==> flow/design.v <==
module clock_gen(CLK, RESET_N, CLK_FT, CLK_DC, CLK_EX, CLK_WB);
    input          CLK;
    input          RESET_N;
    output         CLK_FT;
    output         CLK_DC;
    output         CLK_EX;
    output         CLK_WB;
    reg            CLK_FT;
    reg            CLK_DC;
    reg            CLK_EX;
    reg            CLK_WB;
    reg [1:0]      COUNT;
    always@(posedge CLK) begin
        if(RESET_N == 1'b0) begin
            COUNT  <= 2'b00;
            CLK_FT <= 0;
            CLK_DC <= 0;
            CLK_EX <= 0;
            CLK_WB <= 0;
        end else begin
        COUNT <= COUNT + 2'b01;
        if(COUNT == 2'b00) begin
            CLK_FT <= 1;
            CLK_DC <= 0;
            CLK_EX <= 0;
            CLK_WB <= 0;
        end 
        else if(COUNT == 2'b01) begin
            CLK_FT <= 0;
            CLK_DC <= 1;
            CLK_EX <= 0;
            CLK_WB <= 0;
        end 
        else if(COUNT == 2'b10) begin
            CLK_FT <= 0;
            CLK_DC <= 0;
            CLK_EX <= 1;
            CLK_WB <= 0;
        end 
        else if(COUNT == 2'b11) begin
            CLK_FT <= 0;
            CLK_DC <= 0;
            CLK_EX <= 0;
            CLK_WB <= 1;
        end
        end
    end
endmodule
module fetch(CLK, CLK_FT, PROM_DATA, PROM_OUT);
    input         CLK;
    input         CLK_FT;
    input [14:0]  PROM_DATA;
    output [14:0] PROM_OUT;
    reg [14:0]    PROM_OUT;
    always@(posedge CLK) begin
        if(CLK_FT)
            PROM_OUT <= PROM_DATA;
    end
endmodule  
module decode(CLK, CLK_DC, PROM_OUT, OP_CODE, OP_DATA);
    input        CLK;
    input        CLK_DC;
    input [14:0] PROM_OUT;
    output [3:0] OP_CODE;
    output [7:0] OP_DATA;
    reg [3:0]    OP_CODE;
    reg [7:0]    OP_DATA;
    always@(posedge CLK) begin
        if(CLK_DC) begin
        OP_CODE <= PROM_OUT[14:11];
        OP_DATA <= PROM_OUT[7:0];
        end
    end
endmodule  
module reg_dc(CLK, CLK_DC, N_REG_IN, REG_0, REG_1, REG_2, REG_3, REG_4, REG_5,
              REG_6, REG_7, N_REG_OUT, REG_OUT);
    input         CLK;
    input         CLK_DC;
    input [2:0]   N_REG_IN;
    input [15:0]  REG_0;
    input [15:0]  REG_1;
    input [15:0]  REG_2;
    input [15:0]  REG_3;
    input [15:0]  REG_4;
    input [15:0]  REG_5;
    input [15:0]  REG_6;
    input [15:0]  REG_7;
    output [2:0]  N_REG_OUT;
    output [15:0] REG_OUT;
    reg [2:0]     N_REG_OUT;
    reg [15:0]    REG_OUT;
    always@(posedge CLK) if(CLK_DC) begin
        N_REG_OUT <= N_REG_IN;
        case(N_REG_IN)
            3'b000: REG_OUT <= REG_0;
            3'b001: REG_OUT <= REG_1;
            3'b010: REG_OUT <= REG_2;
            3'b011: REG_OUT <= REG_3;
            3'b100: REG_OUT <= REG_4;
            3'b101: REG_OUT <= REG_5;
            3'b110: REG_OUT <= REG_6;
            3'b111: REG_OUT <= REG_7;
        endcase  
    end
endmodule  
module ram_dc(CLK, CLK_DC, RAM_AD_IN, RAM_0, RAM_1, RAM_2, RAM_3, RAM_4, RAM_5,
              RAM_6, RAM_7, IO65_IN, RAM_AD_OUT, RAM_OUT);
    input         CLK;
    input         CLK_DC;
    input [7:0]   RAM_AD_IN;
    input [15:0]  RAM_0;
    input [15:0]  RAM_1;
    input [15:0]  RAM_2;
    input [15:0]  RAM_3;
    input [15:0]  RAM_4;
    input [15:0]  RAM_5;
    input [15:0]  RAM_6;
    input [15:0]  RAM_7;
    input [15:0]  IO65_IN;
    output [7:0]  RAM_AD_OUT;
    output [15:0] RAM_OUT;
    reg [7:0]     RAM_AD_OUT;
    reg [15:0]    RAM_OUT;
    always@(posedge CLK) if(CLK_DC) begin
        RAM_AD_OUT <= RAM_AD_IN;
        case(RAM_AD_IN)
            8'h00: RAM_OUT <= RAM_0;
            8'h01: RAM_OUT <= RAM_1;
            8'h02: RAM_OUT <= RAM_2;
            8'h03: RAM_OUT <= RAM_3;
            8'h04: RAM_OUT <= RAM_4;
            8'h05: RAM_OUT <= RAM_5;
            8'h06: RAM_OUT <= RAM_6;
            8'h07: RAM_OUT <= RAM_7;
            8'h40: RAM_OUT <= IO65_IN;
            default: RAM_OUT <= 16'hFFFF;
        endcase
    end
endmodule  
module exec(CLK, CLK_EX, RESET_N, OP_CODE, REG_A, REG_B, OP_DATA, RAM_OUT, P_COUNT,
            REG_IN, RAM_IN, REG_WEN, RAM_WEN, HALT);
    input         CLK;
    input         CLK_EX;
    input         RESET_N;
    input [3:0]   OP_CODE;
    input [15:0]  REG_A;
    input [15:0]  REG_B;
    input [7:0]   OP_DATA;
    input [15:0]  RAM_OUT;
    output [7:0]  P_COUNT;
    output [15:0] REG_IN;
    output [15:0] RAM_IN;
    output        REG_WEN;
    output        RAM_WEN;
    output        HALT;
    reg [7:0]     P_COUNT;
    reg [15:0]    REG_IN;
    reg [15:0]    RAM_IN;
    reg           REG_WEN;
    reg           RAM_WEN;
    reg           CMP_FLAG;
    reg           HALT;
    always@(posedge CLK) begin
        if(RESET_N == 1'b0) begin
            P_COUNT <= 0;
            CMP_FLAG <= 0;
            REG_WEN <= 0;
            RAM_WEN <= 0;
            HALT <= 0;
        end else if(CLK_EX) begin
            case(OP_CODE)
                4'h0: begin      
                    REG_IN  <= REG_B;
                    REG_WEN <= 1;
                    RAM_WEN <= 0;
                    P_COUNT <= P_COUNT + 8'h01;
                end
                4'h1: begin      
                    REG_IN  <= REG_A + REG_B;
                    REG_WEN <= 1;
                    RAM_WEN <= 0;
                    P_COUNT <= P_COUNT + 8'h01;
                end
                4'h2: begin      
                    REG_IN  <= REG_A - REG_B;
                    REG_WEN <= 1;
                    RAM_WEN <= 0;
                    P_COUNT <= P_COUNT + 8'h01;
                end
                4'h3: begin      
                    REG_IN  <= REG_A & REG_B;
                    REG_WEN <= 1;
                    RAM_WEN <= 0;
                    P_COUNT <= P_COUNT + 8'h01;
                end
                4'h4: begin      
                    REG_IN  <= REG_A | REG_B;
                    REG_WEN <= 1;
                    RAM_WEN <= 0;
                    P_COUNT <= P_COUNT + 8'h01;
                end
                4'h5: begin      
                    REG_IN  <= (REG_A << 1);
                    REG_WEN <= 1;
                    RAM_WEN <= 0;
                    P_COUNT <= P_COUNT + 8'h01;
                end
                4'h6: begin      
                    REG_IN  <= (REG_A >> 1);
                    REG_WEN <= 1;
                    RAM_WEN <= 0;
                    P_COUNT <= P_COUNT + 8'h01;
                end
                4'h7: begin      
                    REG_IN  <= ((REG_A >> 1) | REG_A & 16'h8000);
                    REG_WEN <= 1;
                    RAM_WEN <= 0;
                    P_COUNT <= P_COUNT + 8'h01;
                end 
                4'h8: begin      
                    REG_IN  <= {REG_A[15:8], OP_DATA};
                    REG_WEN <= 1;
                    RAM_WEN <= 0;
                    P_COUNT <= P_COUNT + 8'h01;
                end
                4'h9: begin      
                    REG_IN  <= {OP_DATA, REG_A[7:0]};
                    REG_WEN <= 1;
                    RAM_WEN <= 0;
                    P_COUNT <= P_COUNT + 8'h01;
                end
                4'hA: begin      
                    CMP_FLAG <= REG_A == REG_B ? 1'b1 : 1'b0;
                    REG_WEN  <= 0;
                    RAM_WEN  <= 0;
                    P_COUNT <= P_COUNT + 8'h01;
                end
                4'hB: begin      
                    REG_WEN <= 0;
                    RAM_WEN <= 0;
                    P_COUNT <= CMP_FLAG ? OP_DATA : P_COUNT + 8'h01;
                end
                4'hC: begin      
                    REG_WEN <= 0;
                    RAM_WEN <= 0;
                    P_COUNT <= OP_DATA;
                end
                4'hD: begin      
                    REG_IN  <= RAM_OUT;
                    REG_WEN <= 1;
                    RAM_WEN <= 0;
                    P_COUNT <= P_COUNT + 8'h01;
                end
                4'hE: begin      
                    RAM_IN  <= REG_A;
                    REG_WEN <= 0;
                    RAM_WEN <= 1;
                    P_COUNT <= P_COUNT + 8'h01;
                end
                4'hF: begin      
                    REG_WEN <= 0;
                    RAM_WEN <= 0;
                    HALT <= 1;
                end
            endcase  
        end  
    end  
endmodule  
module reg_wb(CLK, CLK_WB, RESET_N, N_REG, REG_IN, REG_WEN, REG_0, REG_1, REG_2,
              REG_3, REG_4, REG_5, REG_6, REG_7);
    input         CLK;
    input         CLK_WB;
    input         RESET_N;
    input [2:0]   N_REG;
    input [15:0]  REG_IN;
    input         REG_WEN;
    output [15:0] REG_0;
    output [15:0] REG_1;
    output [15:0] REG_2;
    output [15:0] REG_3;
    output [15:0] REG_4;
    output [15:0] REG_5;
    output [15:0] REG_6;
    output [15:0] REG_7;
    reg [15:0]    REG_0;
    reg [15:0]    REG_1;
    reg [15:0]    REG_2;
    reg [15:0]    REG_3;
    reg [15:0]    REG_4;
    reg [15:0]    REG_5;
    reg [15:0]    REG_6;
    reg [15:0]    REG_7;
    always@(posedge CLK) begin
        if(RESET_N == 1'b0) begin
            REG_0 <= 0;
            REG_1 <= 0;
            REG_2 <= 0;
            REG_3 <= 0;
            REG_4 <= 0;
            REG_5 <= 0;
            REG_6 <= 0;
            REG_7 <= 0;
        end else if(CLK_WB) begin
            if(REG_WEN) begin
                case(N_REG)
                    3'h0: REG_0 <= REG_IN;
                    3'h1: REG_1 <= REG_IN;
                    3'h2: REG_2 <= REG_IN;
                    3'h3: REG_3 <= REG_IN;
                    3'h4: REG_4 <= REG_IN;
                    3'h5: REG_5 <= REG_IN;
                    3'h6: REG_6 <= REG_IN;
                    3'h7: REG_7 <= REG_IN;
                endcase  
            end  
        end  
    end  
endmodule  
module ram_wb(CLK, CLK_WB, RESET_N, RAM_ADDR, RAM_IN, RAM_WEN, RAM_0, RAM_1, RAM_2, RAM_3,
              RAM_4, RAM_5, RAM_6, RAM_7, IO64_OUT);
    input         CLK;
    input         CLK_WB;
    input         RESET_N;
    input [7:0]   RAM_ADDR;
    input [15:0]  RAM_IN;
    input         RAM_WEN;
    output [15:0] RAM_0;
    output [15:0] RAM_1;
    output [15:0] RAM_2;
    output [15:0] RAM_3;
    output [15:0] RAM_4;
    output [15:0] RAM_5;
    output [15:0] RAM_6;
    output [15:0] RAM_7;
    output [15:0] IO64_OUT;
    reg [15:0]    RAM_0;
    reg [15:0]    RAM_1;
    reg [15:0]    RAM_2;
    reg [15:0]    RAM_3;
    reg [15:0]    RAM_4;
    reg [15:0]    RAM_5;
    reg [15:0]    RAM_6;
    reg [15:0]    RAM_7;
    reg [15:0]    IO64_OUT;
    always@(posedge CLK) begin
        if(RESET_N == 1'b0) begin
            RAM_0 <= 0;
            RAM_1 <= 0;
            RAM_2 <= 0;
            RAM_3 <= 0;
            RAM_4 <= 0;
            RAM_5 <= 0;
            RAM_6 <= 0;
            RAM_7 <= 0;
            IO64_OUT <= 0;
        end else if(CLK_WB && RAM_WEN) begin
            case(RAM_ADDR)
                8'h0: RAM_0 <= RAM_IN;
                8'h1: RAM_1 <= RAM_IN;
                8'h2: RAM_2 <= RAM_IN;
                8'h3: RAM_3 <= RAM_IN;
                8'h4: RAM_4 <= RAM_IN;
                8'h5: RAM_5 <= RAM_IN;
                8'h6: RAM_6 <= RAM_IN;
                8'h7: RAM_7 <= RAM_IN;
                8'h40: IO64_OUT <= RAM_IN;
            endcase  
        end  
    end  
endmodule  
module cpu15(CLK, RESET_N, IO65_IN, IO64_OUT, PROM_ADDR, PROM_DATA, HALT);
    input         CLK;
    input         RESET_N;
    input [15:0]  IO65_IN;
    output [15:0] IO64_OUT;
    output [7:0]  PROM_ADDR;
    input [14:0]  PROM_DATA;
    output        HALT;
    wire          CLK_FT;
    wire          CLK_DC;
    wire          CLK_EX;
    wire          CLK_WB;
    wire [7:0]    P_COUNT;
    wire [14:0]   PROM_OUT;
    wire [3:0]    OP_CODE;
    wire [7:0]    OP_DATA;
    wire [15:0]   REG_0;
    wire [15:0]   REG_1;
    wire [15:0]   REG_2;
    wire [15:0]   REG_3;
    wire [15:0]   REG_4;
    wire [15:0]   REG_5;
    wire [15:0]   REG_6;
    wire [15:0]   REG_7;
    wire [2:0]    N_REG_A;
    wire [2:0]    N_REG_B;
    wire [15:0]   REG_A;
    wire [15:0]   REG_B;
    wire [15:0]   RAM_0;
    wire [15:0]   RAM_1;
    wire [15:0]   RAM_2;
    wire [15:0]   RAM_3;
    wire [15:0]   RAM_4;
    wire [15:0]   RAM_5;
    wire [15:0]   RAM_6;
    wire [15:0]   RAM_7;
    wire [7:0]    RAM_ADDR;
    wire [15:0]   RAM_OUT;
    wire [15:0]   REG_IN;
    wire [15:0]   RAM_IN;
    wire          REG_WEN;
    wire          RAM_WEN;
    clock_gen C1(CLK, RESET_N, CLK_FT, CLK_DC, CLK_EX, CLK_WB);
    assign PROM_ADDR = P_COUNT;
    fetch C2(CLK, CLK_FT, PROM_DATA, PROM_OUT);
    decode C3(CLK, CLK_DC, PROM_OUT, OP_CODE, OP_DATA);
    reg_dc C4(CLK, CLK_DC, PROM_OUT[10:8], REG_0, REG_1, REG_2, REG_3, REG_4, REG_5,
              REG_6, REG_7, N_REG_A, REG_A);
    reg_dc C5(CLK, CLK_DC, PROM_OUT[7:5], REG_0, REG_1, REG_2, REG_3, REG_4, REG_5,
              REG_6, REG_7, N_REG_B, REG_B);
    ram_dc C6(CLK, CLK_DC, PROM_OUT[7:0], RAM_0, RAM_1, RAM_2, RAM_3, RAM_4, RAM_5,
              RAM_6, RAM_7, IO65_IN, RAM_ADDR, RAM_OUT);
    exec C7(CLK, CLK_EX, RESET_N, OP_CODE, REG_A, REG_B, OP_DATA, RAM_OUT, P_COUNT,
            REG_IN, RAM_IN, REG_WEN, RAM_WEN, HALT);
    reg_wb C8(CLK, CLK_WB, RESET_N, N_REG_A, REG_IN, REG_WEN, REG_0, REG_1, REG_2,
              REG_3, REG_4, REG_5, REG_6, REG_7);
    ram_wb C9(CLK, CLK_WB, RESET_N, RAM_ADDR, RAM_IN, RAM_WEN, RAM_0, RAM_1, RAM_2, RAM_3,
              RAM_4, RAM_5, RAM_6, RAM_7, IO64_OUT);
endmodule  
Lab notebook: cpu15

Step by step through the tools: cpu15
Tool output for the design above before and after an edit, in the order of the flow.
"orig" refers to lines of the RTL above, "edited" to lines of the edited file.
"change" is "edited" less "orig", of the values as shown; "change_rel_pct" is that difference over "orig", in percent.
Operators carry their Yosys type and port widths (W data, S select, Z words).
Library cell names are shortened.
{"block": "setup", "design": "cpu15", "clock": "CLK", "cell_library": "sky130hd", "lib_corner": "tt_025C_1v80"}

Edit of the RTL
Unified diff, file above to edited file.
The edit is scripted: it alters the design's behaviour and was not made to optimise anything.
begin of diff
@@ -369,12 +369,14 @@
     end  
 endmodule  
-module cpu15(CLK, RESET_N, IO65_IN, IO64_OUT, PROM_ADDR, PROM_DATA, HALT);
+module cpu15(CLK, RESET_N, IO65_IN_ext, IO64_OUT, PROM_ADDR, PROM_DATA, HALT);
     input         CLK;
     input         RESET_N;
-    input [15:0]  IO65_IN;
+    input [15:0]  IO65_IN_ext;
     output [15:0] IO64_OUT;
     output [7:0]  PROM_ADDR;
     input [14:0]  PROM_DATA;
     output        HALT;
+    reg [15:0] IO65_IN;
+    always @(posedge CLK) IO65_IN <= IO65_IN_ext;
     wire          CLK_FT;
     wire          CLK_DC;
end of diff

Word level
Yosys after proc, flatten, opt, wreduce and memory -nomap, before mapping. Memory bits, and registers merged into a memory's read port (data or address), are not among the register bits. Print and check cells are not counted.
{"block": "op_classes", "element": "add_sub_neg", "orig": 4, "edited": 4, "change": 0, "change_rel_pct": 0.00}
{"block": "op_classes", "element": "multipliers", "orig": 0, "edited": 0, "change": 0}
{"block": "op_classes", "element": "n_div", "orig": 0, "edited": 0, "change": 0}
{"block": "op_classes", "element": "cmp", "orig": 0, "edited": 0, "change": 0}
{"block": "op_classes", "element": "equal", "orig": 56, "edited": 56, "change": 0, "change_rel_pct": 0.00}
{"block": "op_classes", "element": "shifts", "orig": 0, "edited": 0, "change": 0}
{"block": "op_classes", "element": "n_mux", "orig": 15, "edited": 15, "change": 0, "change_rel_pct": 0.00}
{"block": "op_classes", "element": "logic", "orig": 4, "edited": 4, "change": 0, "change_rel_pct": 0.00}
{"block": "op_classes", "element": "reduce_logical", "orig": 42, "edited": 42, "change": 0, "change_rel_pct": 0.00}
{"block": "ops", "operator": "$eq A3 B3 Y1 const B", "orig": 12, "edited": 12, "change": 0, "change_rel_pct": 0.00}
{"block": "ops", "operator": "$reduce_and A2 Y1", "orig": 12, "edited": 12, "change": 0, "change_rel_pct": 0.00}
{"block": "ops", "operator": "$reduce_and A3 Y1", "orig": 10, "edited": 10, "change": 0, "change_rel_pct": 0.00}
{"block": "ops", "operator": "$eq A4 B4 Y1 const B", "orig": 8, "edited": 8, "change": 0, "change_rel_pct": 0.00}
{"block": "ops", "operator": "$eq A8 B3 Y1 const B", "orig": 8, "edited": 8, "change": 0, "change_rel_pct": 0.00}
{"block": "ops", "operator": "$mux W1", "orig": 7, "edited": 7, "change": 0, "change_rel_pct": 0.00}
{"block": "ops", "operator": "$eq A3 B2 Y1 const B", "orig": 6, "edited": 6, "change": 0, "change_rel_pct": 0.00}
{"block": "ops", "operator": "$eq A4 B3 Y1 const B", "orig": 4, "edited": 4, "change": 0, "change_rel_pct": 0.00}
{"block": "ops", "operator": "$eq A8 B2 Y1 const B", "orig": 4, "edited": 4, "change": 0, "change_rel_pct": 0.00}
{"block": "ops", "operator": "$eq A3 B1 Y1 const B", "orig": 3, "edited": 3, "change": 0, "change_rel_pct": 0.00}
{"block": "ops", "operator": "$logic_not A3 Y1", "orig": 3, "edited": 3, "change": 0, "change_rel_pct": 0.00}
{"block": "ops", "operator": "$eq A2 B2 Y1 const B", "orig": 2, "edited": 2, "change": 0, "change_rel_pct": 0.00}
{"block": "ops", "operator": "$eq A4 B2 Y1 const B", "orig": 2, "edited": 2, "change": 0, "change_rel_pct": 0.00}
{"block": "ops", "operator": "$eq A8 B1 Y1 const B", "orig": 2, "edited": 2, "change": 0, "change_rel_pct": 0.00}
{"block": "ops", "operator": "$eq A8 B7 Y1 const B", "orig": 2, "edited": 2, "change": 0, "change_rel_pct": 0.00}
{"block": "ops", "operator": "$logic_not A8 Y1", "orig": 2, "edited": 2, "change": 0, "change_rel_pct": 0.00}
{"block": "ops", "operator": "$pmux W1 S2", "orig": 2, "edited": 2, "change": 0, "change_rel_pct": 0.00}
{"block": "ops", "operator": "$pmux W16 S8", "orig": 2, "edited": 2, "change": 0, "change_rel_pct": 0.00}
{"block": "ops", "operator": "$reduce_bool A3 Y1", "orig": 2, "edited": 2, "change": 0, "change_rel_pct": 0.00}
{"block": "ops", "operator": "$add A16 B16 Y16", "orig": 1, "edited": 1, "change": 0, "change_rel_pct": 0.00}
{"block": "ops", "operator": "$add A2 B1 Y2 const B", "orig": 1, "edited": 1, "change": 0, "change_rel_pct": 0.00}
{"block": "ops", "operator": "$add A8 B1 Y8 const B", "orig": 1, "edited": 1, "change": 0, "change_rel_pct": 0.00}
{"block": "ops", "operator": "$and A16 B16 Y16", "orig": 1, "edited": 1, "change": 0, "change_rel_pct": 0.00}
{"block": "ops", "operator": "$eq A16 B16 Y1", "orig": 1, "edited": 1, "change": 0, "change_rel_pct": 0.00}
{"block": "ops", "operator": "$eq A2 B1 Y1 const B", "orig": 1, "edited": 1, "change": 0, "change_rel_pct": 0.00}
{"block": "ops", "operator": "$eq A4 B1 Y1 const B", "orig": 1, "edited": 1, "change": 0, "change_rel_pct": 0.00}
{"block": "ops", "operator": "$logic_and A1 B1 Y1", "orig": 1, "edited": 1, "change": 0, "change_rel_pct": 0.00}
{"block": "ops", "operator": "$logic_not A2 Y1", "orig": 1, "edited": 1, "change": 0, "change_rel_pct": 0.00}
Not every row of either side is listed.
{"block": "word_totals", "element": "register_bits", "orig": 400, "edited": 416, "change": 16, "change_rel_pct": 4.00}
{"block": "word_totals", "element": "latchBits", "orig": 0, "edited": 0, "change": 0}
{"block": "word_totals", "element": "ram_bits", "orig": 0, "edited": 0, "change": 0}
{"block": "word_totals", "element": "rom_bits", "orig": 0, "edited": 0, "change": 0}
{"block": "word_totals", "element": "clocked_rd_ports_x_width", "orig": 0, "edited": 0, "change": 0}
{"block": "word_totals", "element": "n_memories", "orig": 0, "edited": 0, "change": 0}
{"block": "word_totals", "element": "wordCells", "orig": 157, "edited": 158, "change": 1, "change_rel_pct": 0.64}

Logic depth
Yosys ltp: most cells in a row. Word level: on the elaborated netlist, between registers, memories and ports. Mapped: between sequential cells and ports; inverters and the memories' decode and read muxes count.
{"block": "logic_depth", "element": "depth_word", "orig": 5, "edited": 5, "change": 0, "change_rel_pct": 0.00}
{"block": "logic_depth", "element": "ABC_AREA", "orig": "0", "edited": "0"}
{"block": "logic_depth", "element": "depth_mapped", "orig": 11, "edited": 12, "change": 1, "change_rel_pct": 9.09}

Netlist
The flow's flattened synthesis, as Yosys stat reports it; memories are mapped. The netlist is that of the ABC_AREA named above (0 if unset); the other value can give another one.
{"block": "types", "cell": "nand2_1", "orig": 632, "edited": 542, "change": -90, "change_rel_pct": -14.24}
{"block": "types", "cell": "nor2b_1", "orig": 18, "edited": 62, "change": 44, "change_rel_pct": 244.44}
{"block": "types", "cell": "a21boi_0", "orig": 261, "edited": 220, "change": -41, "change_rel_pct": -15.71}
{"block": "types", "cell": "a22oi_1", "orig": 17, "edited": 45, "change": 28, "change_rel_pct": 164.71}
{"block": "types", "cell": "mux2i_1", "orig": 63, "edited": 89, "change": 26, "change_rel_pct": 41.27}
{"block": "types", "cell": "mux4_2", "orig": 35, "edited": 17, "change": -18, "change_rel_pct": -51.43}
{"block": "types", "cell": "dfxtp_1", "orig": 290, "edited": 306, "change": 16, "change_rel_pct": 5.52}
{"block": "types", "cell": "nor2_1", "orig": 130, "edited": 143, "change": 13, "change_rel_pct": 10.00}
{"block": "types", "cell": "o21ai_0", "orig": 92, "edited": 79, "change": -13, "change_rel_pct": -14.13}
{"block": "types", "cell": "a221oi_1", "orig": 39, "edited": 52, "change": 13, "change_rel_pct": 33.33}
{"block": "types", "cell": "nor3_1", "orig": 29, "edited": 19, "change": -10, "change_rel_pct": -34.48}
{"block": "types", "cell": "a21boi_1", "orig": 16, "edited": 7, "change": -9, "change_rel_pct": -56.25}
{"block": "types", "cell": "nand3_1", "orig": 27, "edited": 35, "change": 8, "change_rel_pct": 29.63}
{"block": "types", "cell": "mux2_2", "orig": 19, "edited": 11, "change": -8, "change_rel_pct": -42.11}
{"block": "types", "cell": "o22ai_1", "orig": 16, "edited": 24, "change": 8, "change_rel_pct": 50.00}
{"block": "types", "cell": "nand2b_1", "orig": 17, "edited": 10, "change": -7, "change_rel_pct": -41.18}
{"block": "types", "cell": "a31oi_1", "orig": 17, "edited": 11, "change": -6, "change_rel_pct": -35.29}
{"block": "types", "cell": "and2_1", "orig": 12, "edited": 18, "change": 6, "change_rel_pct": 50.00}
Not every row of either side is listed.
{"block": "synth_totals", "element": "cell_count", "orig": 2440, "edited": 2397, "change": -43, "change_rel_pct": -1.76}
{"block": "synth_totals", "element": "area_um2", "orig": 21122.8, "edited": 21096.5, "change": -26.3, "change_rel_pct": -0.12}
{"block": "synth_totals", "element": "seq_area_um2", "orig": 9108.7, "edited": 9429.0, "change": 320.3, "change_rel_pct": 3.52}
{"block": "synth_totals", "element": "ff_cells", "orig": 400, "edited": 416, "change": 16, "change_rel_pct": 4.00}
{"block": "synth_totals", "element": "n_buf", "orig": 199, "edited": 190, "change": -9, "change_rel_pct": -4.52}
The figures by module come from a second, unflattened synthesis with its own total; it is not the netlist above.
{"block": "hier_totals", "element": "hier_cells", "orig": 2122, "edited": 2138, "change": 16, "change_rel_pct": 0.75}
{"block": "hier_totals", "element": "area_unflattened_um2", "orig": 21498.1, "edited": 21818.4, "change": 320.3, "change_rel_pct": 1.49}
Each row is one instance without its submodules.
{"block": "modules_orig", "module": "ram_wb", "n_inst": 1, "n_cells": 498, "area_um2": 5232.5}
{"block": "modules_orig", "module": "exec", "n_inst": 1, "n_cells": 642, "area_um2": 5143.7}
{"block": "modules_orig", "module": "reg_wb", "n_inst": 1, "n_cells": 439, "area_um2": 4631.9}
{"block": "modules_orig", "module": "reg_dc", "n_inst": 2, "n_cells": 156, "area_um2": 1706.6}
{"block": "modules_orig", "module": "ram_dc", "n_inst": 1, "n_cells": 179, "area_um2": 1989.4}
{"block": "modules_orig", "module": "fetch", "n_inst": 1, "n_cells": 15, "area_um2": 450.4}
{"block": "modules_orig", "module": "decode", "n_inst": 1, "n_cells": 12, "area_um2": 360.3}
{"block": "modules_orig", "module": "clock_gen", "n_inst": 1, "n_cells": 25, "area_um2": 276.5}
{"block": "modules_orig", "module": "cpu15", "n_inst": 1, "n_cells": 0, "area_um2": 0.0}
{"block": "modules_edited", "module": "ram_wb", "n_inst": 1, "n_cells": 498, "area_um2": 5232.5}
{"block": "modules_edited", "module": "exec", "n_inst": 1, "n_cells": 642, "area_um2": 5143.7}
{"block": "modules_edited", "module": "reg_wb", "n_inst": 1, "n_cells": 439, "area_um2": 4631.9}
{"block": "modules_edited", "module": "reg_dc", "n_inst": 2, "n_cells": 156, "area_um2": 1706.6}
{"block": "modules_edited", "module": "ram_dc", "n_inst": 1, "n_cells": 179, "area_um2": 1989.4}
{"block": "modules_edited", "module": "fetch", "n_inst": 1, "n_cells": 15, "area_um2": 450.4}
{"block": "modules_edited", "module": "decode", "n_inst": 1, "n_cells": 12, "area_um2": 360.3}
{"block": "modules_edited", "module": "cpu15", "n_inst": 1, "n_cells": 16, "area_um2": 320.3}
{"block": "modules_edited", "module": "clock_gen", "n_inst": 1, "n_cells": 25, "area_um2": 276.5}

Worst setup path after synthesis
Path of least setup slack by OpenSTA after synthesis, without wires, with an ideal clock, recovery checks aside; 20% of the period is set as input and as output delay. Where synthesis merged equal registers, the netlist keeps one of their names.
{"block": "synth_timing", "element": "kind", "orig": "input-to-reg", "edited": "input-to-reg"}
{"block": "synth_timing", "element": "from", "orig": "input port RESET_N", "edited": "input port RESET_N"}
{"block": "synth_timing", "element": "to", "orig": "register C7.RAM_IN[0]", "edited": "register C7.RAM_IN[0]"}
{"block": "synth_timing", "element": "period_ps", "orig": 10000, "edited": 10000, "change": 0, "change_rel_pct": 0.00}
{"block": "synth_timing", "element": "input_delay_ps", "orig": 2000, "edited": 2000, "change": 0, "change_rel_pct": 0.00}
{"block": "synth_timing", "element": "setup_time_ps", "orig": 409, "edited": 413, "change": 4}
{"block": "synth_timing", "element": "t_first_pin_ps", "orig": 2000, "edited": 2000, "change": 0, "change_rel_pct": 0.00}
{"block": "synth_timing", "element": "t_arrival_ps", "orig": 3443, "edited": 3478, "change": 35, "change_rel_pct": 1.02}
{"block": "synth_timing", "element": "required_time_ps", "orig": 9591, "edited": 9587, "change": -4, "change_rel_pct": -0.04}
{"block": "synth_timing", "element": "slack_ps", "orig": 6148, "edited": 6109, "change": -39}
{"block": "synth_timing", "element": "path_delay_ps", "orig": 1852, "edited": 1891, "change": 39, "change_rel_pct": 2.11}
{"block": "synth_timing", "element": "path_stages", "orig": 3, "edited": 2, "change": -1, "change_rel_pct": -33.33}
{"block": "synth_timing", "element": "path_buffers", "orig": 1, "edited": 1, "change": 0, "change_rel_pct": 0.00}
{"block": "synth_timing", "element": "period_less_setup_slack_ps", "orig": 3852, "edited": 3891, "change": 39, "change_rel_pct": 1.01}
"path_delay_ps" is the arrival time less input delay plus setup time.
"path_stages": output pins that drive a net of the path, with the launching flip-flop's if there is one; two outputs of one cell count as two.
"period_less_setup_slack_ps" = period - worst setup slack (recovery checks aside). The figure is calculated, with input and output delays left at 20% of the set period.
Between the ends stands the longest chain of elaborated cells between them, by number of cells; it is not shown to be the way that was timed. Of several equally long chains one is given.
A line is the first line of the expression or statement that the cell stems from. Yosys adds cells for indexed reads and writes and turns some case tables into memories.
{"block": "synth_between_orig", "path_cell_list": "clkbuf_1 -> nand3_1 -> nor3_1", "elab_chain_len": 1, "cells_between": 1}
{"block": "synth_lines_orig", "element": "start, declared", "line": 373, "rtl": "input         RESET_N;"}
{"block": "synth_lines_orig", "element": "$reduce_and A3 Y1"}
{"block": "synth_lines_orig", "element": "end, assigned", "line": 255, "rtl": "RAM_IN  <= REG_A;"}
{"block": "synth_lines_orig", "element": "end, declared", "line": 152, "rtl": "output [15:0] RAM_IN;"}
{"block": "synth_between_edited", "path_cell_list": "clkbuf_1 -> nor3b_1", "elab_chain_len": 1, "cells_between": 1}
{"block": "synth_lines_edited", "element": "start, declared", "line": 373, "rtl": "input         RESET_N;"}
{"block": "synth_lines_edited", "element": "$reduce_and A3 Y1"}
{"block": "synth_lines_edited", "element": "end, assigned", "line": 255, "rtl": "RAM_IN  <= REG_A;"}
{"block": "synth_lines_edited", "element": "end, declared", "line": 152, "rtl": "output [15:0] RAM_IN;"}

Worst path after layout
Path of least setup slack in the final report of the runs of set A (OpenROAD, finished layout, wires in). Where an end is a register, its clock arrival counts in the times.
The report prints the path's times to 10 ps; the period is as set.
{"block": "layout_timing", "element": "kind", "orig": "reg-to-output", "edited": "input-to-reg"}
{"block": "layout_timing", "element": "from", "orig": "register C7.P_COUNT[0]", "edited": "input port RESET_N"}
{"block": "layout_timing", "element": "to", "orig": "output port PROM_ADDR[0]", "edited": "register C8.REG_4[15]"}
{"block": "layout_timing", "element": "period_ps", "orig": 10000, "edited": 10000, "change": 0, "change_rel_pct": 0.00}
{"block": "layout_timing", "element": "input_delay_ps", "edited": 2000}
{"block": "layout_timing", "element": "setup_time_ps", "edited": 90}
{"block": "layout_timing", "element": "t_first_pin_ps", "orig": 590, "edited": 2000, "change": 1410, "change_rel_pct": 238.98}
{"block": "layout_timing", "element": "t_arrival_ps", "orig": 1550, "edited": 4140, "change": 2590, "change_rel_pct": 167.10}
{"block": "layout_timing", "element": "required_time_ps", "orig": 8000, "edited": 10520, "change": 2520, "change_rel_pct": 31.50}
{"block": "layout_timing", "element": "slack_ps", "orig": 6450, "edited": 6380, "change": -70}
{"block": "layout_timing", "element": "path_stages", "orig": 2, "edited": 4, "change": 2, "change_rel_pct": 100.00}
{"block": "layout_timing", "element": "path_buffers", "orig": 1, "edited": 3, "change": 2, "change_rel_pct": 200.00}
At most two assigning lines are given for a register; there are more.
{"block": "layout_between_orig", "path_cell_list": "dfxtp_1 -> clkdlybuf4s50_1", "elab_chain_len": 0, "cells_between": 0}
{"block": "layout_lines_orig", "element": "start, declared", "line": 150, "rtl": "output [7:0]  P_COUNT;"}
{"block": "layout_lines_orig", "element": "start, assigned", "line": 176, "rtl": "P_COUNT <= P_COUNT + 8'h01;"}
{"block": "layout_lines_orig", "element": "start, assigned", "line": 182, "rtl": "P_COUNT <= P_COUNT + 8'h01;"}
{"block": "layout_lines_orig", "element": "end, declared", "line": 376, "rtl": "output [7:0]  PROM_ADDR;"}
{"block": "layout_between_edited", "path_cell_list": "buf_6 -> buf_4 -> clkbuf_8 -> a21boi_0", "elab_chain_len": 0, "cells_between": 0}
{"block": "layout_lines_edited", "element": "start, declared", "line": 373, "rtl": "input         RESET_N;"}
{"block": "layout_lines_edited", "element": "end, assigned", "line": 299, "rtl": "REG_4 <= 0;"}
{"block": "layout_lines_edited", "element": "end, assigned", "line": 310, "rtl": "3'h4: REG_4 <= REG_IN;"}
{"block": "layout_lines_edited", "element": "end, declared", "line": 281, "rtl": "output [15:0] REG_4;"}

Measured runs
Both versions went through the flow (Yosys, OpenROAD) with the same settings in each pair. Constraints: input delay and output delay 20% of the set period each, output load 0.01 pF.
{"block": "flow_settings_set_A", "CORE_UTILIZATION": 40, "SLEW_MARGIN": 40, "period_ns": 10.0, "CAP_MARGIN": 20, "CORE_MARGIN": 2}
{"block": "measured_set_A", "element": "synthArea_um2", "orig": 21122.8, "edited": 21096.5, "change": -26.3, "change_rel_pct": -0.12}
{"block": "measured_set_A", "element": "design_die_area_um2", "orig": 54660.1, "edited": 54594.7, "change": -65.4, "change_rel_pct": -0.12}
{"block": "measured_set_A", "element": "layout_utilization_pct", "orig": 45.1, "edited": 45.1, "change": 0.0}
{"block": "measured_set_A", "element": "setup_worst_slack_ps", "orig": 6447, "edited": 6377, "change": -70}
{"block": "measured_set_A", "element": "fin_tns_ps", "orig": 0, "edited": 0, "change": 0}
{"block": "measured_set_A", "element": "fin_hold_ws_ps", "orig": 424, "edited": 443, "change": 19}
{"block": "measured_set_A", "element": "achievedPeriod_ps", "orig": 3553, "edited": 3623, "change": 70, "change_rel_pct": 1.97}
{"block": "flow_settings_set_B", "CORE_UTILIZATION": 39, "GPL_ROUTABILITY_DRIVEN": 0, "PLACE_DENSITY_LB_ADDON": 0.13, "SETUP_SLACK_MARGIN": 0.44, "SLEW_MARGIN": 40, "period_ns": 4.52, "CAP_MARGIN": 20, "CORE_MARGIN": 2}
{"block": "measured_set_B", "element": "synthArea_um2", "orig": 21122.8, "edited": 21096.5, "change": -26.3, "change_rel_pct": -0.12}
{"block": "measured_set_B", "element": "design_die_area_um2", "orig": 56038.7, "edited": 55970.1, "change": -68.6, "change_rel_pct": -0.12}
{"block": "measured_set_B", "element": "layout_utilization_pct", "orig": 44.2, "edited": 44.4, "change": 0.2}
{"block": "measured_set_B", "element": "setup_worst_slack_ps", "orig": 1407, "edited": 1285, "change": -122}
{"block": "measured_set_B", "element": "fin_tns_ps", "orig": 0, "edited": 0, "change": 0}
{"block": "measured_set_B", "element": "fin_hold_ws_ps", "orig": 428, "edited": 454, "change": 26}
{"block": "measured_set_B", "element": "achievedPeriod_ps", "orig": 3113, "edited": 3235, "change": 122, "change_rel_pct": 3.92}
"achievedPeriod_ps" means the clock period less the worst setup slack. The figure is calculated, with input and output delays left at 20% of the set period.
